==> flow/design.v <==
module fpu_add_pipe(
    input aclk,
    input [15:0] s_axis_a_tdata,                
    input [15:0] s_axis_b_tdata,                
    input s_axis_a_tvalid,
    input s_axis_b_tvalid,
    output reg [15:0] m_axis_result_tdata,               
    output  m_axis_result_tvalid
    );
    reg [1:0] error_num;
    reg is_ready_out;
    reg [14:0] sum_raw_1;
    reg sum_raw_zero_1;
    reg [4:0] l_e_1;
    reg [4:0] l_e_0_1;
    reg [10:0] l_m_1; 
    reg l_s_1;
    reg is_valid_ain_1, is_valid_bin_1;
    reg [15:0] opa_1, opb_1;
    reg s_zero_1;
    reg [1:0] ls_zero_1;
    reg pos_add_neg_inf_1;
    reg guard_2;
    reg round_bit_2;
    reg sticky_2;
    reg [14:0] sum_raw_2;
    reg sum_raw_zero_2;
    reg [4:0] sum_e_0_2;
    reg [3:0] shift_m_2;
    reg e_subnormal_2;
    reg normalize_flag_2;
    reg [4:0] l_e_0_2;
    reg l_s_2;
    reg [4:0] l_e_2;
    reg [10:0] l_m_2; 
    reg is_valid_ain_2, is_valid_bin_2;
    reg [15:0] opa_2, opb_2;
    reg s_zero_2;
    reg [1:0] ls_zero_2;
    reg pos_add_neg_inf_2;
    reg guard_3;
    reg round_bit_3;
    reg sticky_3;
    reg [10:0] sum_normalize_3;
    reg [4:0] sum_e_3;
    reg l_s_3;
    reg [4:0] l_e_0_3;
    reg [10:0] l_m_3; 
    reg sum_raw_zero_3;
    reg is_valid_ain_3, is_valid_bin_3;
    reg [15:0] opa_3, opb_3;
    reg s_zero_3;
    reg [1:0] ls_zero_3;
    reg pos_add_neg_inf_3;
    wire opa_s;
    wire opb_s;
    wire [4:0] opa_e;
    wire [4:0] opb_e;
    wire [4:0] opa_e_s;
    wire [4:0] opb_e_s;
    wire [10:0] opa_m;
    wire [10:0] opb_m;
    wire subnormal_a;
    wire subnormal_b;
    wire is_valid_ain_0;
    wire is_valid_bin_0;
    wire [15:0] opa_0;
    wire [15:0] opb_0;
    assign opa_s = s_axis_a_tdata[15];
    assign opb_s = s_axis_b_tdata[15];
    assign subnormal_a = ~(|opa_e);
    assign subnormal_b = ~(|opb_e);
    assign opa_e = s_axis_a_tdata[14:10];
    assign opb_e = s_axis_b_tdata[14:10];
    assign opa_e_s = subnormal_a ? opa_e + 1 : opa_e;
    assign opb_e_s = subnormal_b ? opb_e + 1 : opb_e;
    assign opa_m = subnormal_a ? {1'b0, s_axis_a_tdata[9:0]} : {1'b1, s_axis_a_tdata[9:0]};
    assign opb_m = subnormal_b ? {1'b0, s_axis_b_tdata[9:0]} : {1'b1, s_axis_b_tdata[9:0]};
    assign is_valid_ain_0 = s_axis_a_tvalid;
    assign is_valid_bin_0 = s_axis_b_tvalid;
    assign opa_0 = s_axis_a_tdata;
    assign opb_0 = s_axis_b_tdata;
    wire opa_lt_opb = (opa_e > opb_e) ? 1 : ((opa_e == opb_e) && (s_axis_a_tdata[9:0] > s_axis_b_tdata[9:0])) ? 1 : 0;
    wire l_s = opa_lt_opb ? opa_s : opb_s;
    wire s_s = opa_lt_opb ? opb_s : opa_s;
    wire l_subnormal = opa_lt_opb ? subnormal_a : subnormal_b;
    wire s_subnormal = opa_lt_opb ? subnormal_b : subnormal_a;
    wire [4:0] l_e_0 = opa_lt_opb ? opa_e : opb_e;
    wire [4:0] s_e_0 = opa_lt_opb ? opb_e : opa_e;
    wire [4:0] l_e = opa_lt_opb ? opa_e_s : opb_e_s;
    wire [4:0] s_e = opa_lt_opb ? opb_e_s : opa_e_s;
    wire [10:0] l_m = opa_lt_opb ? opa_m : opb_m;
    wire [10:0] s_m = opa_lt_opb ? opb_m : opa_m;
    wire s_zero = s_subnormal && ~(|s_m[9:0]);
    wire [1:0] ls_zero = { l_s && s_s, (l_subnormal && ~(|l_m[9:0])) && s_zero };
    wire pos_add_neg_inf = (l_s ^ s_s) && (&s_e) && (~(|s_axis_a_tdata[9:0])&&~(|s_axis_b_tdata[9:0])); 
    wire [4:0] diff = l_e - s_e;
    wire [3:0] diff_e = diff > 4'd14 ? 4'd14 : diff;
    wire [13:0] s_m_shift_0 = {s_m, 3'b0};
    reg sticky;
    always@(*)begin
        case(diff_e)
        00: sticky = 1'b0;
        01: sticky = s_m_shift_0[0];
        02: sticky = |s_m_shift_0[01:0];
        03: sticky = |s_m_shift_0[02:0];
        04: sticky = |s_m_shift_0[03:0];
        05: sticky = |s_m_shift_0[04:0];
        06: sticky = |s_m_shift_0[05:0];
        07: sticky = |s_m_shift_0[06:0];
        08: sticky = |s_m_shift_0[07:0];
        09: sticky = |s_m_shift_0[08:0];
        10: sticky = |s_m_shift_0[09:0];
        11: sticky = |s_m_shift_0[10:0];
        12: sticky = |s_m_shift_0[11:0];
        13: sticky = |s_m_shift_0[12:0];
        default: sticky = |s_m_shift_0[13:0];
        endcase
    end
    wire [13:0] s_m_shift_1 = s_m_shift_0 >> diff_e;
    wire [13:0] s_m_shift = {s_m_shift_1[13:1], s_m_shift_1[0] | sticky};
    wire sub_add_flag = s_s ^ l_s;
    wire [13:0] l_m_longer = {l_m, 3'b0};
    wire [14:0] sum_raw = sub_add_flag ? l_m_longer - s_m_shift : l_m_longer + s_m_shift;
    wire sum_raw_zero = ~(|sum_raw);
    wire normalize_flag = sum_raw_1[14];
    wire [5:0] e_right_shift = l_e_1 + 1;   
    wire [4:0] sum_e_right = e_right_shift[5] ? 5'b11111 : e_right_shift[4:0];
    wire [4:0] sum_e_0 = normalize_flag ? sum_e_right : l_e_1; 
    wire [10:0] sum_for_normalize = normalize_flag ? sum_raw_1[13:4] : sum_raw_1[12:3];
    wire [3:0] shift_m_0;
    LZC_for_fadd_new U0_shift_module(sum_raw_1[13:3], shift_m_0);
    wire guard_0 = normalize_flag ? sum_raw_1[3] : sum_raw_1[2];
    wire round_bit_0 = normalize_flag ? sum_raw_1[2] : sum_raw_1[1];
    wire sticky_n_0 = normalize_flag ? (sum_raw_1[1] | sum_raw_1[0]) : sum_raw_1[0];
    wire e_subnormal = (sum_e_0 <= shift_m_0 && ~normalize_flag) || (sum_e_0==1 && l_e_0_1==0);
    wire [3:0] shift_m = (sum_e_0 == 1 || normalize_flag) ? 0 : 
                        e_subnormal ? l_e_1 - 1 : shift_m_0;
    wire guard;
    wire round_bit;
    Rounding_bit_gen U0_rounding_module(shift_m, guard_0, round_bit_0, guard, round_bit);
    wire [14:0] sum_normalize_00 = sum_raw_2 << shift_m_2;
    wire [10:0] sum_normalize_0 = normalize_flag_2 ? sum_raw_2[13:4] : sum_normalize_00[12:3];
    wire [4:0] sum_e = (e_subnormal_2 && ~sum_normalize_00[13])? sum_e_0_2 - shift_m_2 - 1 : sum_e_0_2 - shift_m_2;
    wire [10:0] sum_m = (guard_3 && (round_bit_3 | sticky_3 | sum_normalize_3[0])) ? sum_normalize_3 + 1 :
                                                                                sum_normalize_3;
    wire [4:0] sum_e_f = sum_m[10] ? sum_e_3 + 1 : sum_e_3;
    reg [15:0] sum_f;
    reg [15:0] sum_ff;
    reg [4:0] sum_e_ff;
    reg pos_add_neg_inf_ff;
    reg vld_ff;
    always@(posedge aclk)begin
        sum_f <= pos_add_neg_inf_3 ? 16'hfe00 :
            ls_zero_3[0] ? {ls_zero_3[1], 15'b0} : 16'hffff;
        sum_ff <= s_zero_3 | (&l_e_0_3) ? {l_s_3, l_e_0_3, l_m_3[9:0]} : 
            sum_raw_zero_3 ? 16'b0 :
            &sum_e_f ? {l_s_3, sum_e_f, 10'b0} : {l_s_3, sum_e_f, sum_m[9:0]};     
        sum_e_ff <= sum_e_f;   
        pos_add_neg_inf_ff <= pos_add_neg_inf_3;
        vld_ff <= is_valid_ain_3 & is_valid_bin_3;
    end
    reg [15:0] sum_fff;
    reg [15:0] sum_e_fff;
    reg pos_add_neg_inf_fff;
    reg vld_fff;
    always@(posedge aclk)begin
        sum_fff <= &sum_f ? sum_ff : sum_f;
        sum_e_fff <= sum_e_ff;
        pos_add_neg_inf_fff <= pos_add_neg_inf_ff;
        vld_fff <= vld_ff;
    end
    always@(posedge aclk)begin
        m_axis_result_tdata <= sum_fff;
        is_ready_out <= vld_fff;
        error_num <= (&(sum_fff[14:10]) && |(sum_fff[9:0])) | pos_add_neg_inf_fff ? 1:(&(sum_fff[14:10]) && ~(|sum_fff[9:0])) ? 2:0;
    end
    assign m_axis_result_tvalid = ~(|error_num) && is_ready_out;
    always@(posedge aclk)begin
        l_e_1 <= l_e;
        l_e_0_1 <= l_e_0;
        l_m_1 <= l_m;
        l_s_1 <= l_s;
        sum_raw_1 <= sum_raw;
        sum_raw_zero_1 <= sum_raw_zero;
        is_valid_ain_1 <= is_valid_ain_0;
        is_valid_bin_1 <= is_valid_bin_0;
        opa_1 <= opa_0;
        opb_1 <= opb_0;
        s_zero_1 <= s_zero;
        ls_zero_1 <= ls_zero;
        pos_add_neg_inf_1 <= pos_add_neg_inf;
    end
    always@(posedge aclk)begin
        sum_raw_2 <= sum_raw_1;
        sum_raw_zero_2 <= sum_raw_zero_1;
        sum_e_0_2 <= sum_e_0;
        guard_2 <= guard;
        round_bit_2 <= round_bit;
        sticky_2 <= sticky_n_0;
        shift_m_2 <= shift_m;
        e_subnormal_2 <= e_subnormal;
        normalize_flag_2 <= normalize_flag;
        l_e_0_2 <= l_e_0_1;
        l_s_2 <= l_s_1;
        l_e_2 <= l_e_1;
        l_m_2 <= l_m_1;
        is_valid_ain_2 <= is_valid_ain_1;
        is_valid_bin_2 <= is_valid_bin_1;
        opa_2 <= opa_1;
        opb_2 <= opb_1;
        s_zero_2 <= s_zero_1;
        ls_zero_2 <= ls_zero_1;
        pos_add_neg_inf_2 <= pos_add_neg_inf_1;             
    end
    always@(posedge aclk)begin
        guard_3 <= guard_2;
        round_bit_3 <= round_bit_2;
        sticky_3 <= sticky_2;
        sum_normalize_3 <= sum_normalize_0;
        sum_raw_zero_3 <= sum_raw_zero_2;
        sum_e_3 <= sum_e;
        l_s_3 <= l_s_2;
        l_e_0_3 <= l_e_0_2;
        l_m_3 <= l_m_2;
        is_valid_ain_3 <= is_valid_ain_2;
        is_valid_bin_3 <= is_valid_bin_2;
        opa_3 <= opa_2;
        opb_3 <= opb_2;
        s_zero_3 <= s_zero_2;
        ls_zero_3 <= ls_zero_2;
        pos_add_neg_inf_3 <= pos_add_neg_inf_2;        
    end
endmodule
module LZC_for_fadd_new(
    input wire [10:0] op,
    output wire [3:0] shift_cnt
    );
    assign shift_cnt =
    op[10] ? 0 :
    op[9] ? 1 :
    op[8] ? 2 :
    op[7] ? 3 :
    op[6] ? 4 :
    op[5] ? 5 :
    op[4] ? 6 :
    op[3] ? 7 :
    op[2] ? 8 :
    op[1] ? 9 :
    op[0] ? 10:
    11;
endmodule
module Rounding_bit_gen(
    input wire [3:0] shift_m,
    input wire guard_i,
    input wire round_bit_i,
    output wire guard_o,
    output wire round_bit_o
    );
    reg guard;
    reg round_bit;
    always@(*)begin
        case(shift_m)
        0: begin 
            guard = guard_i; 
            round_bit = round_bit_i;
        end
        1: begin
            guard = round_bit_i;
            round_bit = 0;
        end
        default: begin
            guard = 0;
            round_bit = 0;
        end
        endcase
    end
    assign guard_o = guard;
    assign round_bit_o = round_bit;
endmodule
module fpu_sub_pipe(
    input aclk,
    input [15:0] s_axis_a_tdata,                
    input [15:0] s_axis_b_tdata,                
    input s_axis_a_tvalid,
    input s_axis_b_tvalid,
    output reg [15:0] m_axis_result_tdata,               
    output  m_axis_result_tvalid
    );
    reg is_ready_out;
    reg [1:0] error_num;
    reg [14:0] sum_raw_1;
    reg sum_raw_zero_1;
    reg [4:0] l_e_1;
    reg [4:0] l_e_0_1;
    reg [10:0] l_m_1; 
    reg f_s_1;
    reg l_s_1;
    reg is_valid_ain_1, is_valid_bin_1;
    reg [15:0] opa_1, opb_1;
    reg s_zero_1;
    reg [1:0] ls_zero_1;
    reg pos_add_neg_inf_1;
    reg guard_2;
    reg round_bit_2;
    reg sticky_2;
    reg [14:0] sum_raw_2;
    reg sum_raw_zero_2;
    reg [4:0] sum_e_0_2;
    reg [3:0] shift_m_2;
    reg e_subnormal_2;
    reg normalize_flag_2;
    reg [4:0] l_e_0_2;
    reg f_s_2;
    reg l_s_2;
    reg [4:0] l_e_2;
    reg [10:0] l_m_2; 
    reg is_valid_ain_2, is_valid_bin_2;
    reg [15:0] opa_2, opb_2;
    reg s_zero_2;
    reg [1:0] ls_zero_2;
    reg pos_add_neg_inf_2;
    reg guard_3;
    reg round_bit_3;
    reg sticky_3;
    reg [10:0] sum_normalize_3;
    reg [4:0] sum_e_3;
    reg f_s_3;
    reg l_s_3;
    reg [4:0] l_e_0_3;
    reg [10:0] l_m_3; 
    reg sum_raw_zero_3;
    reg is_valid_ain_3, is_valid_bin_3;
    reg [15:0] opa_3, opb_3;
    reg s_zero_3;
    reg [1:0] ls_zero_3;
    reg pos_add_neg_inf_3;
    wire opa_s;
    wire opb_s;
    wire [4:0] opa_e;
    wire [4:0] opb_e;
    wire [4:0] opa_e_s;
    wire [4:0] opb_e_s;
    wire [10:0] opa_m;
    wire [10:0] opb_m;
    wire subnormal_a;
    wire subnormal_b;
    wire is_valid_ain_0;
    wire is_valid_bin_0;
    wire [15:0] opa_0;
    wire [15:0] opb_0;
    assign opa_s = s_axis_a_tdata[15];
    assign opb_s = s_axis_b_tdata[15];
    assign subnormal_a = ~(|opa_e);
    assign subnormal_b = ~(|opb_e);
    assign opa_e = s_axis_a_tdata[14:10];
    assign opb_e = s_axis_b_tdata[14:10];
    assign opa_e_s = subnormal_a ? opa_e + 1 : opa_e;
    assign opb_e_s = subnormal_b ? opb_e + 1 : opb_e;
    assign opa_m = subnormal_a ? {1'b0, s_axis_a_tdata[9:0]} : {1'b1, s_axis_a_tdata[9:0]};
    assign opb_m = subnormal_b ? {1'b0, s_axis_b_tdata[9:0]} : {1'b1, s_axis_b_tdata[9:0]};
    assign is_valid_ain_0 = s_axis_a_tvalid;
    assign is_valid_bin_0 = s_axis_b_tvalid;
    assign opa_0 = s_axis_a_tdata;
    assign opb_0 = s_axis_b_tdata;
    wire opa_lt_opb = (opa_e > opb_e) ? 1 : ((opa_e == opb_e) && (s_axis_a_tdata[9:0] > s_axis_b_tdata[9:0])) ? 1 : 0;
    wire f_s = ((opa_lt_opb && ~opa_s) || (~opa_lt_opb && opb_s)) ? 0 : 1; 
    wire l_s = opa_lt_opb ? opa_s : opb_s;
    wire s_s = opa_lt_opb ? opb_s : opa_s;
    wire l_subnormal = opa_lt_opb ? subnormal_a : subnormal_b;
    wire s_subnormal = opa_lt_opb ? subnormal_b : subnormal_a;
    wire [4:0] l_e_0 = opa_lt_opb ? opa_e : opb_e;
    wire [4:0] s_e_0 = opa_lt_opb ? opb_e : opa_e;
    wire [4:0] l_e = opa_lt_opb ? opa_e_s : opb_e_s;
    wire [4:0] s_e = opa_lt_opb ? opb_e_s : opa_e_s;
    wire [10:0] l_m = opa_lt_opb ? opa_m : opb_m;
    wire [10:0] s_m = opa_lt_opb ? opb_m : opa_m;
    wire s_zero = s_subnormal && ~(|s_m[9:0]);
    wire [1:0] ls_zero = { l_s && s_s, (l_subnormal && ~(|l_m[9:0])) && s_zero };
    wire pos_add_neg_inf = (l_s ^ s_s) && (&s_e) && (~(|s_axis_a_tdata[9:0])&&~(|s_axis_b_tdata[9:0])); 
    wire [4:0] diff = l_e - s_e;
    wire [3:0] diff_e = diff > 4'd14 ? 4'd14 : diff;
    wire [13:0] s_m_shift_0 = {s_m, 3'b0};
    reg sticky;
    always@(*)begin
        case(diff_e)
        00: sticky = 1'b0;
        01: sticky = s_m_shift_0[0];
        02: sticky = |s_m_shift_0[01:0];
        03: sticky = |s_m_shift_0[02:0];
        04: sticky = |s_m_shift_0[03:0];
        05: sticky = |s_m_shift_0[04:0];
        06: sticky = |s_m_shift_0[05:0];
        07: sticky = |s_m_shift_0[06:0];
        08: sticky = |s_m_shift_0[07:0];
        09: sticky = |s_m_shift_0[08:0];
        10: sticky = |s_m_shift_0[09:0];
        11: sticky = |s_m_shift_0[10:0];
        12: sticky = |s_m_shift_0[11:0];
        13: sticky = |s_m_shift_0[12:0];
        default: sticky = |s_m_shift_0[13:0];
        endcase
    end
    wire [13:0] s_m_shift_1 = s_m_shift_0 >> diff_e;
    wire [13:0] s_m_shift = {s_m_shift_1[13:1], s_m_shift_1[0] | sticky};
    wire sub_add_flag = s_s ^ l_s;
    wire [13:0] l_m_longer = {l_m, 3'b0};
    wire [14:0] sum_raw = sub_add_flag ? l_m_longer + s_m_shift : l_m_longer - s_m_shift;
    wire sum_raw_zero = ~(|sum_raw);
    wire normalize_flag = sum_raw_1[14];
    wire [5:0] e_right_shift = l_e_1 + 1;   
    wire [4:0] sum_e_right = e_right_shift[5] ? 5'b11111 : e_right_shift[4:0];
    wire [4:0] sum_e_0 = normalize_flag ? sum_e_right : l_e_1; 
    wire [10:0] sum_for_normalize = normalize_flag ? sum_raw_1[13:4] : sum_raw_1[12:3];
    wire [3:0] shift_m_0;
    LZC_for_fadd_new U0_shift_module(sum_raw_1[13:3], shift_m_0);
    wire guard_0 = normalize_flag ? sum_raw_1[3] : sum_raw_1[2];
    wire round_bit_0 = normalize_flag ? sum_raw_1[2] : sum_raw_1[1];
    wire sticky_n_0 = normalize_flag ? (sum_raw_1[1] | sum_raw_1[0]) : sum_raw_1[0];
    wire e_subnormal = (sum_e_0 <= shift_m_0 && ~normalize_flag) || (sum_e_0==1 && l_e_0_1==0);
    wire [3:0] shift_m = (sum_e_0 == 1 || normalize_flag) ? 0 : 
                        e_subnormal ? l_e_1 - 1 : shift_m_0;
    wire guard;
    wire round_bit;
    Rounding_bit_gen U0_rounding_module(shift_m, guard_0, round_bit_0, guard, round_bit);
    wire [14:0] sum_normalize_00 = sum_raw_2 << shift_m_2;
    wire [10:0] sum_normalize_0 = normalize_flag_2 ? sum_raw_2[13:4] : sum_normalize_00[12:3];
    wire [4:0] sum_e = (e_subnormal_2 && ~sum_normalize_00[13])? sum_e_0_2 - shift_m_2 - 1 : sum_e_0_2 - shift_m_2;
    wire [10:0] sum_m = (guard_3 && (round_bit_3 | sticky_3 | sum_normalize_3[0])) ? sum_normalize_3 + 1 :
                                                                                sum_normalize_3;
    wire [4:0] sum_e_f = sum_m[10] ? sum_e_3 + 1 : sum_e_3;
    reg [15:0] sum_f;
    reg [15:0] sum_ff;
    reg [4:0] sum_e_ff;
    reg pos_add_neg_inf_ff;
    reg vld_ff;
    always@(posedge aclk)begin
        sum_f <= pos_add_neg_inf_3 ? 16'hfe00 :
            ls_zero_3[0] ? {ls_zero_3[1], 15'b0} : 16'hffff;
        sum_ff <= s_zero_3 | (&l_e_0_3) ? {f_s_3, l_e_0_3, l_m_3[9:0]} : 
            sum_raw_zero_3 ? 16'b0 :
            &sum_e_f ? {f_s_3, sum_e_f, 10'b0} : {f_s_3, sum_e_f, sum_m[9:0]};     
        sum_e_ff <= sum_e_f;   
        pos_add_neg_inf_ff <= pos_add_neg_inf_3;
        vld_ff <= is_valid_ain_3 & is_valid_bin_3;
    end
    reg [15:0] sum_fff;
    reg [15:0] sum_e_fff;
    reg pos_add_neg_inf_fff;
    reg vld_fff;
    always@(posedge aclk)begin
        sum_fff <= &sum_f ? sum_ff : sum_f;
        sum_e_fff <= sum_e_ff;
        pos_add_neg_inf_fff <= pos_add_neg_inf_ff;
        vld_fff <= vld_ff;
    end
    always@(posedge aclk)begin
        m_axis_result_tdata <= sum_fff;
        is_ready_out <= vld_fff;
        error_num <= (&(sum_fff[14:10]) && |(sum_fff[9:0])) | pos_add_neg_inf_fff ? 1:(&(sum_fff[14:10]) && ~(|sum_fff[9:0])) ? 2:0;
    end
    assign m_axis_result_tvalid = ~(|error_num) && is_ready_out;
    always@(posedge aclk)begin
        l_e_1 <= l_e;
        l_e_0_1 <= l_e_0;
        l_m_1 <= l_m;
        l_s_1 <= l_s;
        f_s_1 <= f_s;
        sum_raw_1 <= sum_raw;
        sum_raw_zero_1 <= sum_raw_zero;
        is_valid_ain_1 <= is_valid_ain_0;
        is_valid_bin_1 <= is_valid_bin_0;
        opa_1 <= opa_0;
        opb_1 <= opb_0;
        s_zero_1 <= s_zero;
        ls_zero_1 <= ls_zero;
        pos_add_neg_inf_1 <= pos_add_neg_inf;
    end
    always@(posedge aclk)begin
        sum_raw_2 <= sum_raw_1;
        sum_raw_zero_2 <= sum_raw_zero_1;
        sum_e_0_2 <= sum_e_0;
        guard_2 <= guard;
        round_bit_2 <= round_bit;
        sticky_2 <= sticky_n_0;
        shift_m_2 <= shift_m;
        e_subnormal_2 <= e_subnormal;
        normalize_flag_2 <= normalize_flag;
        l_e_0_2 <= l_e_0_1;
        l_s_2 <= l_s_1;
        f_s_2 <= f_s_1;
        l_e_2 <= l_e_1;
        l_m_2 <= l_m_1;
        is_valid_ain_2 <= is_valid_ain_1;
        is_valid_bin_2 <= is_valid_bin_1;
        opa_2 <= opa_1;
        opb_2 <= opb_1;
        s_zero_2 <= s_zero_1;
        ls_zero_2 <= ls_zero_1;
        pos_add_neg_inf_2 <= pos_add_neg_inf_1;             
    end
    always@(posedge aclk)begin
        guard_3 <= guard_2;
        round_bit_3 <= round_bit_2;
        sticky_3 <= sticky_2;
        sum_normalize_3 <= sum_normalize_0;
        sum_raw_zero_3 <= sum_raw_zero_2;
        sum_e_3 <= sum_e;
        l_s_3 <= l_s_2;
        f_s_3 <= f_s_2;
        l_e_0_3 <= l_e_0_2;
        l_m_3 <= l_m_2;
        is_valid_ain_3 <= is_valid_ain_2;
        is_valid_bin_3 <= is_valid_bin_2;
        opa_3 <= opa_2;
        opb_3 <= opb_2;
        s_zero_3 <= s_zero_2;
        ls_zero_3 <= ls_zero_2;
        pos_add_neg_inf_3 <= pos_add_neg_inf_2;        
    end
endmodule
module fpu_mul_pipe(
    input aclk,
    input [15:0] s_axis_a_tdata,   
    input [15:0] s_axis_b_tdata,   
    input s_axis_a_tvalid,
    input s_axis_b_tvalid,
    output reg [15:0] m_axis_result_tdata,  
    output m_axis_result_tvalid
    );
    reg is_ready_out;
    reg [1:0] error_num;
    reg [6:0] opa_e_s_1, opb_e_s_1;
    reg [10:0] opa_m_s_1, opb_m_s_1;
    reg opa_s_1, opb_s_1;
    reg is_valid_ain_1, is_valid_bin_1;
    reg zero_mul_1;
    reg [1:0] nan_mul_1;
    reg [15:0] opa_1, opb_1;
    reg [6:0] mul_e_2;
    reg mul_s_2;
    reg [21:0] mul_m_raw_2;
    reg is_valid_ain_2, is_valid_bin_2;
    reg zero_mul_2;
    reg [1:0] nan_mul_2;    
    reg [15:0] opa_2, opb_2;
    reg [6:0] mul_e_test_3;
    reg [21:0] mul_m_raw_3;
    reg [21:0] mul_normalize_test_3;
    reg [6:0] mul_e_3;
    reg mul_s_3;
    reg is_valid_ain_3, is_valid_bin_3;
    reg zero_mul_3;
    reg [1:0] nan_mul_3;    
    reg [15:0] opa_3, opb_3;
    reg [11:0] mul_normalize_4;
    reg sticky_4;
    reg ovf_4;
    reg mul_s_4;
    reg round_up_or_not_4;
    reg [6:0] mul_e_test_f_4;
    reg is_valid_ain_4, is_valid_bin_4;
    reg zero_mul_4;
    reg [1:0] nan_mul_4;    
    reg [15:0] opa_4, opb_4;
    wire ovf;
    wire opa_s, opb_s;
    wire [4:0] opa_e, opb_e;
    wire [6:0] opa_e_n, opb_e_n;
    wire [6:0] opa_e_s, opb_e_s;
    wire [10:0] opa_m, opb_m;
    wire [10:0] opa_m_s, opb_m_s;
    wire subnormal_a, subnormal_b;
    wire nan_a, nan_b;
    wire is_valid_ain_0, is_valid_bin_0;
    wire [15:0] opa_0, opb_0;
    assign opa_s = s_axis_a_tdata[15];
    assign opb_s = s_axis_b_tdata[15];
    assign subnormal_a = ~(|opa_e);
    assign subnormal_b = ~(|opb_e);
    assign opa_e = s_axis_a_tdata[14:10];
    assign opb_e = s_axis_b_tdata[14:10];
    assign opa_e_n = opa_e - 7'd15;
    assign opb_e_n = opb_e - 7'd15;
    assign nan_a = &opa_e;
    assign nan_b = &opb_e;
    assign opa_m = subnormal_a ? {1'b0, s_axis_a_tdata[9:0]} : {1'b1, s_axis_a_tdata[9:0]};
    assign opb_m = subnormal_b ? {1'b0, s_axis_b_tdata[9:0]} : {1'b1, s_axis_b_tdata[9:0]};
    assign is_valid_ain_0 = s_axis_a_tvalid;
    assign is_valid_bin_0 = s_axis_b_tvalid;
    assign opa_0 = s_axis_a_tdata;
    assign opb_0 = s_axis_b_tdata;
    wire [3:0] shift_a;
    wire [3:0] shift_b;
    LZC_for_fmul_pipe U1_shift_module(opa_m, shift_a);
    LZC_for_fmul_pipe U2_shift_module(opb_m, shift_b);
    assign opa_m_s = subnormal_a ? opa_m << shift_a : opa_m;
    assign opb_m_s = subnormal_b ? opb_m << shift_b : opb_m;
    assign opa_e_s = subnormal_a ? opa_e_n + 1 - shift_a : opa_e_n;
    assign opb_e_s = subnormal_b ? opb_e_n + 1 - shift_b : opb_e_n;
    wire zero_mul = (~(|opa_e) && ~(|s_axis_a_tdata[9:0])) | (~(|opb_e) && ~(|s_axis_b_tdata[9:0]));
    wire [1:0] nan_mul = {nan_a, nan_b};
    wire [6:0] mul_e = opb_e_s + opa_e_s + 1;
    wire mul_s = opa_s ^ opb_s;
    wire [21:0] mul_m_raw = opa_m_s * opb_m_s;
    wire normalize_flag = mul_m_raw_2[21];
    wire [3:0] shift_m_0;
    LZC_for_fmul_pipe U0_shift_module(mul_m_raw_2[21:11], shift_m_0);
    wire [4:0] shift_m_test = normalize_flag ? 0 : shift_m_0;
    wire [21:0] mul_normalize_test = mul_m_raw_2 << shift_m_test;
    wire [6:0] mul_e_test = mul_e_2 - shift_m_test;
    wire right_normalize_flag = $signed(mul_e_test_3) < -14;
    wire [6:0] right_shift = right_normalize_flag ? -14 - mul_e_test_3 : 0;
    reg [6:0] right_sft_ff;
    reg [6:0] mul_e_test_33;
    reg [21:0] mul_normalize_test_33;
    reg [21:0] mul_m_raw_33;
    reg [6:0] mul_e_33;
    reg [1:0] nan_mul_33;
    reg mul_s_33;
    reg is_valid_ain_33, is_valid_bin_33;
    reg zero_mul_33;
    reg [15:0] opa_33, opb_33;
    always@(posedge aclk) begin
        right_sft_ff <= right_shift;
        mul_e_test_33 <= mul_e_test_3;
        mul_normalize_test_33 <= mul_normalize_test_3;
        mul_m_raw_33 <= mul_m_raw_3;
        mul_e_33 <= mul_e_3;
        nan_mul_33 <= nan_mul_3;
        mul_s_33 <= mul_s_3;
        is_valid_ain_33 <= is_valid_ain_3;
        is_valid_bin_33 <= is_valid_bin_3;
        zero_mul_33 <= zero_mul_3;
        opa_33 <= opa_3;
        opb_33 <= opb_3; 
    end
    wire [6:0] mul_e_test_f = mul_e_test_33 + right_sft_ff;
    wire [21:0] mul_normalize_test_right = mul_normalize_test_33 >> right_sft_ff;
    wire or_result;
    assign or_result = |mul_normalize_test_33[9:0];
    reg sticky;
    always@(*)begin
        case(right_sft_ff)
        7'd00: sticky = or_result;
        01: sticky = mul_normalize_test_33[10] | or_result;
        02: sticky = |mul_normalize_test_33[11:10] | or_result;
        03: sticky = |mul_normalize_test_33[12:10] | or_result;
        04: sticky = |mul_normalize_test_33[13:10] | or_result;
        05: sticky = |mul_normalize_test_33[14:10] | or_result;
        06: sticky = |mul_normalize_test_33[15:10] | or_result;
        07: sticky = |mul_normalize_test_33[16:10] | or_result;
        08: sticky = |mul_normalize_test_33[17:10] | or_result;
        09: sticky = |mul_normalize_test_33[18:10] | or_result;
        10: sticky = |mul_normalize_test_33[19:10] | or_result;
        11: sticky = |mul_normalize_test_33[20:10] | or_result;
        default: sticky = |mul_normalize_test_33[21:10] | or_result;
        endcase
    end
    reg [6:0] right_sft_fff;
    reg [6:0] mul_e_test_ff;
    reg [21:0]  mul_normalize_test_right_f;
    reg [21:0] mul_m_raw_333;
    reg [6:0] mul_e_333;
    reg [1:0] nan_mul_333;
    reg sticky_333;
    reg mul_s_333;
    reg is_valid_ain_333, is_valid_bin_333;
    reg zero_mul_333;
    reg [15:0] opa_333, opb_333;
    always@(posedge aclk)begin
        right_sft_fff <= right_sft_ff;
        mul_e_test_ff <= mul_e_test_f;
        mul_normalize_test_right_f <= mul_normalize_test_right;
        mul_m_raw_333 <= mul_m_raw_33;
        sticky_333 <= sticky;
        mul_e_333 <= mul_e_33;
        nan_mul_333 <= nan_mul_33;
        mul_s_333 <= mul_s_33;
        is_valid_ain_333 <= is_valid_ain_33;
        is_valid_bin_333 <= is_valid_bin_33;
        zero_mul_333 <= zero_mul_33;
        opa_333 <= opa_33;
        opb_333 <= opb_33; 
    end
    wire ovf_1 = (mul_m_raw_333[21] && (& (mul_e_333 + 15))) || (|nan_mul_333) ? 1 : 0;
    wire [10:0] round_bits = mul_normalize_test_right_f[10:0];
    wire last_mantissa = mul_normalize_test_right_f[11];
    wire [9:0] round_bits_nos = round_bits[9:0];
    reg round_up_or_not;
    always@(*)begin
        if(round_bits[10] == 1 && ((|round_bits_nos) | sticky_333))begin
            round_up_or_not = 1;
        end
        else if(round_bits[10] == 1 && (~(|round_bits_nos))) begin
            round_up_or_not = last_mantissa ? 1:0;
        end
        else begin
            round_up_or_not = 0;
        end        
    end
    wire [11:0] mul_normalize = ovf_1 ? 11'b0 :
                mul_normalize_test_right_f[21:11] + round_up_or_not; 
    always@(posedge aclk)begin
        ovf_4 <= ovf_1;
        mul_normalize_4 <= mul_normalize;
        mul_s_4 <= mul_s_333;
        mul_e_test_f_4 <= mul_e_test_ff;
        is_valid_ain_4 <= is_valid_ain_333;
        is_valid_bin_4 <= is_valid_bin_333;
        zero_mul_4 <= zero_mul_333;
        nan_mul_4 <= nan_mul_333;  
        opa_4 <= opa_333;
        opb_4 <= opb_333;     
    end
    wire [6:0] mul_e_f = mul_normalize_4[11] ? mul_e_test_f_4 + 1: mul_e_test_f_4;
    wire [6:0] mul_e_ff = mul_e_f + 15;
    wire ovf_f = $signed(mul_e_ff) > 30;
    wire [6:0] mul_e_fff = $signed(mul_e_ff[4:0]) == 1 && ~mul_normalize_4[10] ? 6'd0 :
                            mul_e_ff;
    wire [15:0] mul_r = {mul_s_4, mul_e_fff[4:0], mul_normalize_4[9:0]};
    reg [6:0] mul_e_fff1;
    reg ovf_f1;
    reg [15:0] mul_r_f;
    reg mul_s_5;
    reg is_valid_ain_5, is_valid_bin_5;
    reg zero_mul_5;
    reg [1:0] nan_mul_5;    
    reg [15:0] opa_5, opb_5;
    always@(posedge aclk)begin
        mul_e_fff1 <= mul_e_fff;
        ovf_f1 <= ovf_f | ovf_4;
        mul_r_f <= mul_r;
        is_valid_ain_5 <= is_valid_ain_4;
        is_valid_bin_5 <= is_valid_bin_4;
        zero_mul_5 <= zero_mul_4;
        nan_mul_5 <= nan_mul_4;  
        mul_s_5 <= mul_s_4;
        opa_5 <= opa_4;
        opb_5 <= opb_4;  
    end
    wire [15:0] mul_f;
    assign mul_f = nan_mul_5[1] ? {mul_s_5, opa_5[14:0]} :
                nan_mul_5[0] && ~nan_mul_5[1] ? {mul_s_5, opb_5[14:0]} : 
                zero_mul_5 ? {mul_s_5, 15'b0} : 
                ovf_f1 && ~(|nan_mul_5) ? {mul_s_5, 5'b11111, 10'b0} : 
                mul_r_f;
    always@(posedge aclk)begin
        m_axis_result_tdata <= mul_f;
        error_num <= (ovf_f1 && |(mul_f[9:0])) ? 1 : 
                    (ovf_f1 && ~(|mul_f[9:0])) ? 2 : 0;
        is_ready_out <= is_valid_ain_5 & is_valid_bin_5;
    end
    assign m_axis_result_tvalid = ~(|error_num) && is_ready_out;
    always@(posedge aclk)begin
        mul_e_2 <= mul_e;
        mul_s_2 <= mul_s;
        mul_m_raw_2 <= mul_m_raw;
        is_valid_ain_2 <= is_valid_ain_0;
        is_valid_bin_2 <= is_valid_bin_0;
        zero_mul_2 <= zero_mul;
        nan_mul_2 <= nan_mul;
        opa_2 <= opa_0;
        opb_2 <= opb_0;
    end
    always @(posedge aclk) begin
        mul_s_3 <= mul_s_2;
        mul_e_test_3 <= mul_e_test;
        mul_m_raw_3 <= mul_m_raw_2;
        mul_normalize_test_3 <= mul_normalize_test;
        mul_e_3 <= mul_e_2;
        is_valid_ain_3 <= is_valid_ain_2;
        is_valid_bin_3 <= is_valid_bin_2;
        zero_mul_3 <= zero_mul_2;
        nan_mul_3 <= nan_mul_2;  
        opa_3 <= opa_2;
        opb_3 <= opb_2;         
    end
endmodule
module LZC_for_fmul_pipe(
    input wire [10:0] op,
    output wire [3:0] shift_cnt
    );
    assign shift_cnt =
    op[10] ? 0 :
    op[9] ? 1 :
    op[8] ? 2 :
    op[7] ? 3 :
    op[6] ? 4 :
    op[5] ? 5 :
    op[4] ? 6 :
    op[3] ? 7 :
    op[2] ? 8 :
    op[1] ? 9 :
    op[0] ? 10:
    11;
endmodule
module fpu_comp_large(
    input aclk,
    input [15:0] s_axis_a_tdata,                
    input [15:0] s_axis_b_tdata,                
    input s_axis_a_tvalid,
    input s_axis_b_tvalid,
    output [7:0] m_axis_result_tdata,               
    output reg m_axis_result_tvalid
    );
    wire opa_s;
    wire opb_s;
    wire [4:0] opa_e;
    wire [4:0] opb_e;
    wire [4:0] opa_e_s;
    wire [4:0] opb_e_s;
    wire [10:0] opa_m;
    wire [10:0] opb_m;
    wire [15:0] opa_0;
    wire [15:0] opb_0;
    reg [15:0] opa_1;
    reg [15:0] opb_1;
    wire is_valid_ain_0, is_valid_bin_0;
    reg is_valid_ain_1, is_valid_bin_1;
    reg is_ready_out;
    reg [1:0] error_num;
    assign opa_s = s_axis_a_tdata[15];
    assign opb_s = s_axis_b_tdata[15];
    assign opa_e = s_axis_a_tdata[14:10];
    assign opb_e = s_axis_b_tdata[14:10];
    assign opa_m = s_axis_a_tdata[9:0];
    assign opb_m = s_axis_b_tdata[9:0];
    assign opa_0 = s_axis_a_tdata;
    assign opb_0 = s_axis_b_tdata;
    assign is_valid_ain_0 = s_axis_a_tvalid;
    assign is_valid_bin_0 = s_axis_b_tvalid;
    wire a_e_b = ~(| (s_axis_a_tdata ^ s_axis_b_tdata));
    wire s_a_g_b = (~opa_s) & opb_s;
    wire s_a_e_b = ~(opa_s ^ opb_s);
    wire e_a_g_b = (opa_e > opb_e);
    wire e_a_l_b = (opa_e < opb_e);
    wire e_a_e_b = (opa_e == opb_e);
    wire m_a_g_b = (opa_m > opb_m);
    wire m_a_l_b = (opa_m < opb_m);
    reg con1;
    reg con2;
    reg con3;
    reg con4;
    reg con5;
    reg con6;
    always@(posedge aclk)begin
        con1 <= a_e_b;
        con2 <= ~a_e_b & s_a_g_b;
        con3 <= ~a_e_b & s_a_e_b & (~opa_s) & e_a_g_b;
        con4 <= ~a_e_b & s_a_e_b & (~opa_s) & e_a_e_b & m_a_g_b;
        con5 <= ~a_e_b & s_a_e_b & opa_s & e_a_l_b;
        con6 <= ~a_e_b & s_a_e_b & opa_s & e_a_e_b & m_a_l_b;     
        opa_1 <= opa_0;
        opb_1 <= opb_0;   
        is_valid_ain_1 <= is_valid_ain_0;
        is_valid_bin_1 <= is_valid_bin_0;
    end
    assign m_axis_result_tdata = (con1 | con2 | con3 | con4 | con5 | con6) ? 8'b00000001 : 8'b00000000;
    always@(*)begin
        m_axis_result_tvalid = is_valid_ain_1 & is_valid_bin_1;
        is_ready_out = m_axis_result_tvalid;
    end
endmodule
module fpu16_top(
    input         aclk,
    input  [15:0] a,
    input  [15:0] b,
    input         a_valid,
    input         b_valid,
    output [15:0] add_result,
    output        add_valid,
    output [15:0] sub_result,
    output        sub_valid,
    output [15:0] mul_result,
    output        mul_valid,
    output [7:0]  cmp_result,
    output        cmp_valid
    );
    fpu_add_pipe u_add(
        .aclk(aclk),
        .s_axis_a_tdata(a), .s_axis_b_tdata(b),
        .s_axis_a_tvalid(a_valid), .s_axis_b_tvalid(b_valid),
        .m_axis_result_tdata(add_result), .m_axis_result_tvalid(add_valid));
    fpu_sub_pipe u_sub(
        .aclk(aclk),
        .s_axis_a_tdata(a), .s_axis_b_tdata(b),
        .s_axis_a_tvalid(a_valid), .s_axis_b_tvalid(b_valid),
        .m_axis_result_tdata(sub_result), .m_axis_result_tvalid(sub_valid));
    fpu_mul_pipe u_mul(
        .aclk(aclk),
        .s_axis_a_tdata(a), .s_axis_b_tdata(b),
        .s_axis_a_tvalid(a_valid), .s_axis_b_tvalid(b_valid),
        .m_axis_result_tdata(mul_result), .m_axis_result_tvalid(mul_valid));
    fpu_comp_large u_cmp(
        .aclk(aclk),
        .s_axis_a_tdata(a), .s_axis_b_tdata(b),
        .s_axis_a_tvalid(a_valid), .s_axis_b_tvalid(b_valid),
        .m_axis_result_tdata(cmp_result), .m_axis_result_tvalid(cmp_valid));
endmodule
Step by step through the tools: fpu16_top
Module fpu16_top before and after one edit of its RTL, step after step.
Lines under "before" count in the file above, lines under "after" in the edited file.
"delta" is "after" less "before", of the values as shown; "change_rel_pct" is that difference over "before", in percent.
Operators: Yosys type, input widths -> output width; for muxes data width and select width s.
Cell names lack the library's common part.
{ "setup": {"design": "fpu16_top", "clk_port": "aclk", "cell_library": "sky130hd", "pvt_corner": "tt_025C_1v80"} }

Edit of the RTL
The edit as a unified diff against the file above.
The edited RTL no longer does the same as the RTL above: the edit was made by script, with no optimisation intended.
begin of diff
@@ -467,5 +467,4 @@
         l_s_1 <= l_s;
         f_s_1 <= f_s;
-        sum_raw_1 <= sum_raw;
         sum_raw_zero_1 <= sum_raw_zero;
         is_valid_ain_1 <= is_valid_ain_0;
@@ -477,4 +476,5 @@
         pos_add_neg_inf_1 <= pos_add_neg_inf;
     end
+    always @(*) sum_raw_1 = sum_raw;
     always@(posedge aclk)begin
         sum_raw_2 <= sum_raw_1;
end of diff

Word-level counts
Source: Yosys, flattened and elaborated, memories not mapped. Widths are those after wreduce. Registers that Yosys merges into a memory's read port (data or address) are not register bits. Print and check cells do not count.
{ "bits": {"columns": ["item", "before", "after", "delta", "change_rel_pct"], "rows": [
  ["out_inout_bits", 60, 60, 0, 0.00],
  ["reg_bits", 808, 793, -15, -1.86],
  ["word_cells", 518, 517, -1, -0.19]
]} }
{ "classes": {"columns": ["item", "before", "after", "delta", "change_rel_pct"], "rows": [
  ["add_sub_neg", 30, 30, 0, 0.00],
  ["equal", 30, 30, 0, 0.00],
  ["n_mul", 1, 1, 0, 0.00],
  ["n_logic", 74, 74, 0, 0.00],
  ["reduce_and_logical", 97, 97, 0, 0.00],
  ["compare", 10, 10, 0, 0.00],
  ["n_mux", 125, 125, 0, 0.00],
  ["n_shift", 7, 7, 0, 0.00]
]} }
{ "op_table": {"columns": ["op", "before", "after", "delta", "change_rel_pct"], "rows": [
  ["$mux 4", 50, 50, 0, 0.00],
  ["$logic_and 1x1->1", 35, 35, 0, 0.00],
  ["$or 1x1->1", 30, 30, 0, 0.00],
  ["$not 1->1", 27, 27, 0, 0.00],
  ["$mux 1", 23, 23, 0, 0.00],
  ["$and 1x1->1", 14, 14, 0, 0.00],
  ["$mux 5", 12, 12, 0, 0.00],
  ["$mux 16", 10, 10, 0, 0.00],
  ["$reduce_or 10->1", 10, 10, 0, 0.00],
  ["$mux 11", 8, 8, 0, 0.00],
  ["$mux 2", 8, 8, 0, 0.00],
  ["$reduce_and 5->1", 8, 8, 0, 0.00],
  ["$reduce_or 2->1", 8, 8, 0, 0.00],
  ["$eq 4x4->1 const B", 6, 6, 0, 0.00],
  ["$logic_or 1x1->1", 6, 6, 0, 0.00],
  ["$add 5x1->5 const B", 4, 4, 0, 0.00],
  ["$add 7x1->7 const B", 4, 4, 0, 0.00],
  ["$eq 4x3->1 const B", 4, 4, 0, 0.00],
  ["$eq 7x3->1 const B", 4, 4, 0, 0.00],
  ["$eq 7x4->1 const B", 4, 4, 0, 0.00],
  ["$mux 10", 4, 4, 0, 0.00],
  ["$reduce_or 5->1", 4, 4, 0, 0.00],
  ["$eq 4x1->1 const B", 3, 3, 0, 0.00],
  ["$logic_not 4->1", 3, 3, 0, 0.00],
  ["$mux 15", 3, 3, 0, 0.00],
  ["$mux 7", 3, 3, 0, 0.00],
  ["$reduce_or 4->1", 3, 3, 0, 0.00],
  ["$add 10x1->11 const B", 2, 2, 0, 0.00]
]} }
The list need not be complete.

Longest topological paths
Depth = most cells in a row (Yosys ltp): at word level without a register or memory, in the mapped netlist without a sequential cell, where the memories' decode and read muxes count.
{ "depth": {"columns": ["item", "before", "after", "delta", "change_rel_pct"], "rows": [
  ["word_depth", 18, 32, 14, 77.78],
  ["ABC_AREA", "0", "0", null, null],
  ["mapped_depth", 42, 56, 14, 33.33],
  ["depth_no_buf", 37, 49, 12, 32.43]
]} }

Mapped cells and area
Yosys stat after the flow's synthesis: flattened, memories mapped to cells. It holds for the ABC_AREA given above (unset counts as 0); a run with the other value may have another netlist.
{ "types": {"columns": ["type", "before", "after", "delta", "change_rel_pct"], "rows": [
  ["inv_1", 255, 223, -32, -12.55],
  ["mux2i_1", 98, 121, 23, 23.47],
  ["a21oi_1", 173, 156, -17, -9.83],
  ["dfxtp_1", 703, 689, -14, -1.99],
  ["nand2_1", 291, 279, -12, -4.12],
  ["clkbuf_1", 117, 106, -11, -9.40],
  ["o211ai_1", 19, 8, -11, -57.89],
  ["nand2b_1", 33, 23, -10, -30.30],
  ["a41oi_1", 13, 3, -10, -76.92],
  ["nand3_1", 50, 58, 8, 16.00],
  ["a31oi_1", 22, 14, -8, -36.36],
  ["a22oi_1", 10, 18, 8, 80.00],
  ["a2111oi_0", 9, 1, -8, -88.89],
  ["and2_1", 34, 27, -7, -20.59],
  ["or3_1", 21, 14, -7, -33.33],
  ["buf_6", 1, 8, 7, 700.00],
  ["nor2_1", 296, 290, -6, -2.03],
  ["o21ai_0", 152, 158, 6, 3.95]
]} }
The list need not be complete.
{ "synth_totals": {"columns": ["item", "before", "after", "delta", "change_rel_pct"], "rows": [
  ["flip_flops", 703, 689, -14, -1.99],
  ["synth_area_mm2", 0.0312212, 0.0306632, -0.0005580, -1.79],
  ["cell_count", 3271, 3173, -98, -3.00],
  ["n_buf", 142, 145, 3, 2.11]
]} }
The figures by module come from a second, unflattened synthesis with its own total; it is not the netlist above.
{ "unflattened": {"columns": ["item", "before", "after", "delta", "change_rel_pct"], "rows": [
  ["hier_cells", 3996, 3987, -9, -0.23],
  ["hier_area_mm2", 0.0377099, 0.0374784, -0.0002315, -0.61]
]} }
Rows give one instance, submodules left out.
{ "by_module_before": {"columns": ["module", "seq_area_mm2", "n_inst", "n_cells", "mod_area_mm2"], "rows": [
  ["fpu_mul_pipe", 0.0079076, 1, 1722, 0.0175506],
  ["fpu_add_pipe", 0.0038637, 1, 1044, 0.0094578],
  ["fpu_sub_pipe", 0.0038637, 1, 1054, 0.0094403],
  ["fpu_comp_large", 0.0001602, 1, 83, 0.0006969],
  ["LZC_for_fmul_pipe", 0, 3, 17, 0.0000963],
  ["LZC_for_fadd_new", 0, 2, 17, 0.0000963],
  ["Rounding_bit_gen", 0, 2, 4, 0.0000413],
  ["fpu16_top", 0, 1, 0, 0]
]} }
{ "by_module_after": {"columns": ["module", "seq_area_mm2", "n_inst", "n_cells", "mod_area_mm2"], "rows": [
  ["fpu_mul_pipe", 0.0079076, 1, 1722, 0.0175506],
  ["fpu_add_pipe", 0.0038637, 1, 1044, 0.0094578],
  ["fpu_sub_pipe", 0.0035634, 1, 1045, 0.0092088],
  ["fpu_comp_large", 0.0001602, 1, 83, 0.0006969],
  ["LZC_for_fmul_pipe", 0, 3, 17, 0.0000963],
  ["LZC_for_fadd_new", 0, 2, 17, 0.0000963],
  ["Rounding_bit_gen", 0, 2, 4, 0.0000413],
  ["fpu16_top", 0, 1, 0, 0]
]} }

Path before layout
Source: OpenSTA report_checks on the synthesized netlist (no wires, ideal clock, input and output delay 20% of the period each), path of least setup slack; recovery checks are left aside. Register names are those of the netlist, which keeps one name where synthesis merged equal registers.
{ "synth_timing": {"columns": ["item", "before", "after", "delta", "change_rel_pct"], "rows": [
  ["kind", "in2reg", "in2reg", null, null],
  ["from", "input port b[6]", "input port b[8]", null, null],
  ["to", "register u_sub.sum_raw_zero_1", "register u_sub.guard_2", null, null],
  ["n_path_buf", 4, 8, 4, 100.00],
  ["path_stages", 36, 52, 16, 44.44],
  ["path_delay_ps", 7548, 9852, 2304, 30.52],
  ["tclk_ps", 8000, 8000, 0, 0.00],
  ["t_first_pin_ps", 1600, 1600, 0, 0.00],
  ["in_delay_ps", 1600, 1600, 0, 0.00],
  ["t_arrival_ps", 9061, 11336, 2275, 25.11],
  ["required_time_ps", 7913, 7884, -29, -0.37],
  ["slack_ps", -1148, -3452, -2304, null],
  ["period_less_setup_slack_ps", 9148, 11452, 2304, 25.19]
]} }
"path_delay_ps" = arrival - input delay + setup time.
"path_stages" counts driving pins, that of a launching flip-flop among them; a cell with two outputs on the path counts twice.
"period_less_setup_slack_ps" is the clock period less the worst setup slack; recovery checks do not enter. This is arithmetic on one report: input and output delays are still those of the set period (20% each).
The rows between start and end are the longest chain of elaborated cells between them; the timing report does not say that the signal goes this way. Where chains are equally long, one stands for them.
A line is the first line of the expression or statement that the cell stems from. Yosys adds cells for indexed reads and writes and turns some case tables into memories.
{ "synth_between_before": {"path_cell_list": "clkbuf_1 > inv_1 > ha_1 > and4_1 > nand3_1 > o21ai_1 > nor2_1 > o21ai_2 > clkbuf_1 > mux2i_1 > ha_1 > fa_1 > nand2b_1 > a21oi_1 > xnor3_2 > or2_1 > buf_6 > clkbuf_1 > nand2_1 > o22ai_1 > or2_2 > a221oi_1 > ha_1 > a21oi_1 > o21bai_1 > a21oi_1 > o21bai_1 > a21oi_1 > o21ba_2 > o21ai_0 > a211oi_1 > o22ai_1 > a21boi_0 > a2111o_1 > nor4_1 > nor4b_2", "elab_chain_len": 16, "cells_between": 48, "classes_between": "add/sub: 3; compare: 2; eq/ne: 13; shift: 1; mux: 12; logic: 3; reduce/logical: 14"} }
{ "synth_rtl_before": {"columns": ["item", "line_no", "rtl"], "rows": [
  ["start, declared", 868, "input  [15:0] b,"],
  ["$gt 10x10->1", 366, "wire opa_lt_opb = (opa_e > opb_e) ? 1 : ((opa_e == opb_e) && (s_axis_a_tdata[9:0] > s_axis_b_tdata[9:0])) ? 1 ..."],
  ["$logic_and 1x1->1", 366, null],
  ["$mux 1 x2", 366, null],
  ["$mux 5", 374, "wire [4:0] l_e = opa_lt_opb ? opa_e_s : opb_e_s;"],
  ["$sub 5x5->5", 381, "wire [4:0] diff = l_e - s_e;"],
  ["$gt 5x4->1", 382, "wire [3:0] diff_e = diff > 4'd14 ? 4'd14 : diff;"],
  ["$mux 4", 382, null],
  ["$logic_not 4->1", 386, "case(diff_e)"],
  ["$reduce_or 4->1", null, null],
  ["$pmux 1 s11", 386, null],
  ["$or 1x1->1", 405, "wire [13:0] s_m_shift = {s_m_shift_1[13:1], s_m_shift_1[0] | sticky};"],
  ["$sub 14x14->15", 408, "wire [14:0] sum_raw = sub_add_flag ? l_m_longer + s_m_shift : l_m_longer - s_m_shift;"],
  ["$mux 15", 408, null],
  ["$reduce_or 15->1", 409, "wire sum_raw_zero = ~(|sum_raw);"],
  ["$not 1->1", 409, null],
  ["end, assigned", 470, "sum_raw_zero_1 <= sum_raw_zero;"],
  ["end, declared", 293, "reg sum_raw_zero_1;"]
]} }
{ "synth_between_after": {"path_cell_list": "clkbuf_1 > inv_1 > ha_1 > o21ai_0 > nor2_1 > a2111o_1 > a22o_1 > buf_6 > buf_1 > clkbuf_1 > clkbuf_1 > nand2_1 > nand2_1 > ha_1 > fa_1 > xor2_1 > buf_2 > a2111o_1 > (+16 left out) > o21ai_0 > o32ai_1 > a211o_1 > a311oi_1 > nor2_1 > o31a_1 > or3_1 > ha_1 > nor2b_1 > o21ai_0 > nand2b_1 > a21oi_1 > a41o_1 > and2_0 > a2111oi_1 > and2_1 > or4_1 > and4_1", "cells_between": 72, "classes_between": "add/sub: 3; compare: 3; eq/ne: 15; shift: 1; mux: 29; logic: 3; reduce/logical: 18"} }
{ "synth_rtl_after": {"columns": ["item", "line_no", "rtl"], "rows": [
  ["start, declared", 868, "input  [15:0] b,"],
  ["end, assigned", 483, "guard_2 <= guard;"],
  ["end, declared", 304, "reg guard_2;"]
]} }
after: Chain of elaborated cells between the ends: none given.
Some nets on the timed path still bear RTL names; the line given drives or declares the net.
{ "synth_named_nets_after": {"columns": ["net", "line_no", "rtl"], "rows": [
  ["u_sub.U0_shift_module.op[8]", 408, "wire [14:0] sum_raw = sub_add_flag ? l_m_longer + s_m_shift : l_m_longer - s_m_shift;"]
]} }

Worst path after layout
From the final timing report of the runs of set A: the path of least setup slack in the routed layout; clock arrival at registers is part of the times.
The report prints the path's times to 10 ps; the period is as set.
{ "layout_timing": {"columns": ["item", "before", "after", "delta", "change_rel_pct"], "rows": [
  ["kind", "in2reg", "in2reg", null, null],
  ["from", "input port b[2]", "input port b[5]", null, null],
  ["to", "register u_mul.mul_m_raw_2[21]", "register u_sub.guard_2", null, null],
  ["n_path_buf", 6, 6, 0, 0.00],
  ["path_stages", 36, 48, 12, 33.33],
  ["slack_ps", 160, -1870, -2030, null],
  ["t_arrival_ps", 8320, 10300, 1980, 23.80],
  ["in_delay_ps", 1590, 1590, 0, 0.00],
  ["t_first_pin_ps", 1590, 1590, 0, 0.00],
  ["tclk_ps", 7960, 7960, 0, 0.00],
  ["required_time_ps", 8480, 8430, -50, -0.59]
]} }
The rows between start and end are the longest chain of elaborated cells between them; the timing report does not say that the signal goes this way. Where chains are equally long, one stands for them.
{ "layout_between_before": {"path_cell_list": "buf_8 > clkinvlp_4 > buf_6 > nand2_4 > a311o_1 > a211oi_4 > buf_12 > buf_4 > a21oi_2 > mux2i_2 > nand2_1 > o21ai_0 > buf_4 > buf_4 > nand2_2 > fa_1 > inv_1 > fa_1 > inv_1 > fa_1 > inv_1 > fa_1 > inv_1 > fa_1 > inv_2 > ha_4 > a21boi_4 > o21ai_4 > a21boi_4 > o21ai_4 > a21boi_2 > o211a_1 > o21a_1 > o21a_1 > o41ai_2 > xnor2_1", "elab_chain_len": 13, "cells_between": 13, "classes_between": "mul: 1; shift: 1; mux: 11"} }
{ "layout_rtl_before": {"columns": ["item", "line_no", "rtl"], "rows": [
  ["start, declared", 868, "input  [15:0] b,"],
  ["$mux 11", 588, "assign opb_m = subnormal_b ? {1'b0, s_axis_b_tdata[9:0]} : {1'b1, s_axis_b_tdata[9:0]};"],
  ["$mux 4", 793, "op[2] ? 8 :"],
  ["$mux 4", 792, "op[3] ? 7 :"],
  ["$mux 4", 791, "op[4] ? 6 :"],
  ["$mux 4", 790, "op[5] ? 5 :"],
  ["$mux 4", 789, "op[6] ? 4 :"],
  ["$mux 4", 788, "op[7] ? 3 :"],
  ["$mux 4", 787, "op[8] ? 2 :"],
  ["$mux 4", 786, "op[9] ? 1 :"],
  ["$mux 4", 785, "op[10] ? 0 :"],
  ["$shl 11x4->11", 598, "assign opb_m_s = subnormal_b ? opb_m << shift_b : opb_m;"],
  ["$mux 11", 598, null],
  ["$mul 11x11->22", 605, "wire [21:0] mul_m_raw = opa_m_s * opb_m_s;"],
  ["end, assigned", 758, "mul_m_raw_2 <= mul_m_raw;"],
  ["end, declared", 542, "reg [21:0] mul_m_raw_2;"]
]} }
{ "layout_between_after": {"path_cell_list": "buf_2 > inv_2 > ha_4 > a21oi_2 > o21ai_2 > a2111o_1 > a22oi_2 > mux2i_2 > ha_4 > fa_2 > buf_6 > inv_4 > nand2_4 > o311ai_4 > a21o_1 > buf_12 > buf_4 > mux2i_1 > (+12 left out) > o32ai_2 > a211o_1 > a311oi_2 > nor2_1 > o31a_1 > or3_1 > ha_1 > nor2b_4 > o21ai_2 > nand2b_1 > a21oi_2 > a41o_1 > buf_4 > buf_6 > nand2_4 > nor2_2 > or4_1 > and4_1", "cells_between": 72, "classes_between": "add/sub: 3; compare: 3; eq/ne: 15; shift: 1; mux: 29; logic: 3; reduce/logical: 18"} }
{ "layout_rtl_after": {"columns": ["item", "line_no", "rtl"], "rows": [
  ["start, declared", 868, "input  [15:0] b,"],
  ["end, assigned", 483, "guard_2 <= guard;"],
  ["end, declared", 304, "reg guard_2;"]
]} }
after: Chain of elaborated cells between the ends: none given.
Some nets on the timed path still bear RTL names; the line given drives or declares the net.
{ "layout_named_nets_after": {"columns": ["net", "line_no", "rtl"], "rows": [
  ["u_sub.U0_shift_module.op[8]", 408, "wire [14:0] sum_raw = sub_add_flag ? l_m_longer + s_m_shift : l_m_longer - s_m_shift;"]
]} }

Layout results
Both versions went through the flow (Yosys, OpenROAD) with the same settings in each pair. Constraints: input delay and output delay 20% of the set period each, output load 0.01 pF.
{ "flow_settings_set_A": {"CORE_UTILIZATION": 40, "period_ns": 7.96, "CAP_MARGIN": 20, "CORE_MARGIN": 2, "SLEW_MARGIN": 20} }
{ "measured_set_A": {"columns": ["item", "before", "after", "delta", "change_rel_pct"], "rows": [
  ["synthArea_mm2", 0.0312212, 0.0306632, -0.0005580, -1.79],
  ["power_total_mw", 16.175, 15.939, -0.236, -1.46],
  ["achievedPeriod_ps", 7798, 9825, 2027, 25.99],
  ["worstSetupSlack_ps", 162, -1865, -2027, null],
  ["dieArea_mm2", 0.0803042, 0.078888, -0.0014162, -1.76],
  ["util_frac", 0.52, 0.521, 0.001, null]
]} }
{ "flow_settings_set_B": {"CAP_MARGIN": 40, "CORE_UTILIZATION": 19, "GPL_ROUTABILITY_DRIVEN": 0, "MAX_ROUTING_LAYER": "met5", "period_ns": 8.12, "CORE_MARGIN": 2, "SLEW_MARGIN": 20} }
{ "measured_set_B": {"columns": ["item", "before", "after", "delta", "change_rel_pct"], "rows": [
  ["synthArea_mm2", 0.0312212, 0.0306632, -0.0005580, -1.79],
  ["power_total_mw", 15.717, 15.212, -0.505, -3.21],
  ["achievedPeriod_ps", 7931, 9821, 1890, 23.83],
  ["worstSetupSlack_ps", 189, -1701, -1890, null],
  ["dieArea_mm2", 0.16758, 0.164613, -0.002967, -1.77],
  ["util_frac", 0.253, 0.254, 0.001, null]
]} }
By "achievedPeriod_ps" is meant the clock period of the run minus its worst setup slack. This is arithmetic on one report: input and output delays are still those of the set period (20% each).
"power_total_mw" rests on the timing tool's default activity at the inputs, not on a simulated workload.
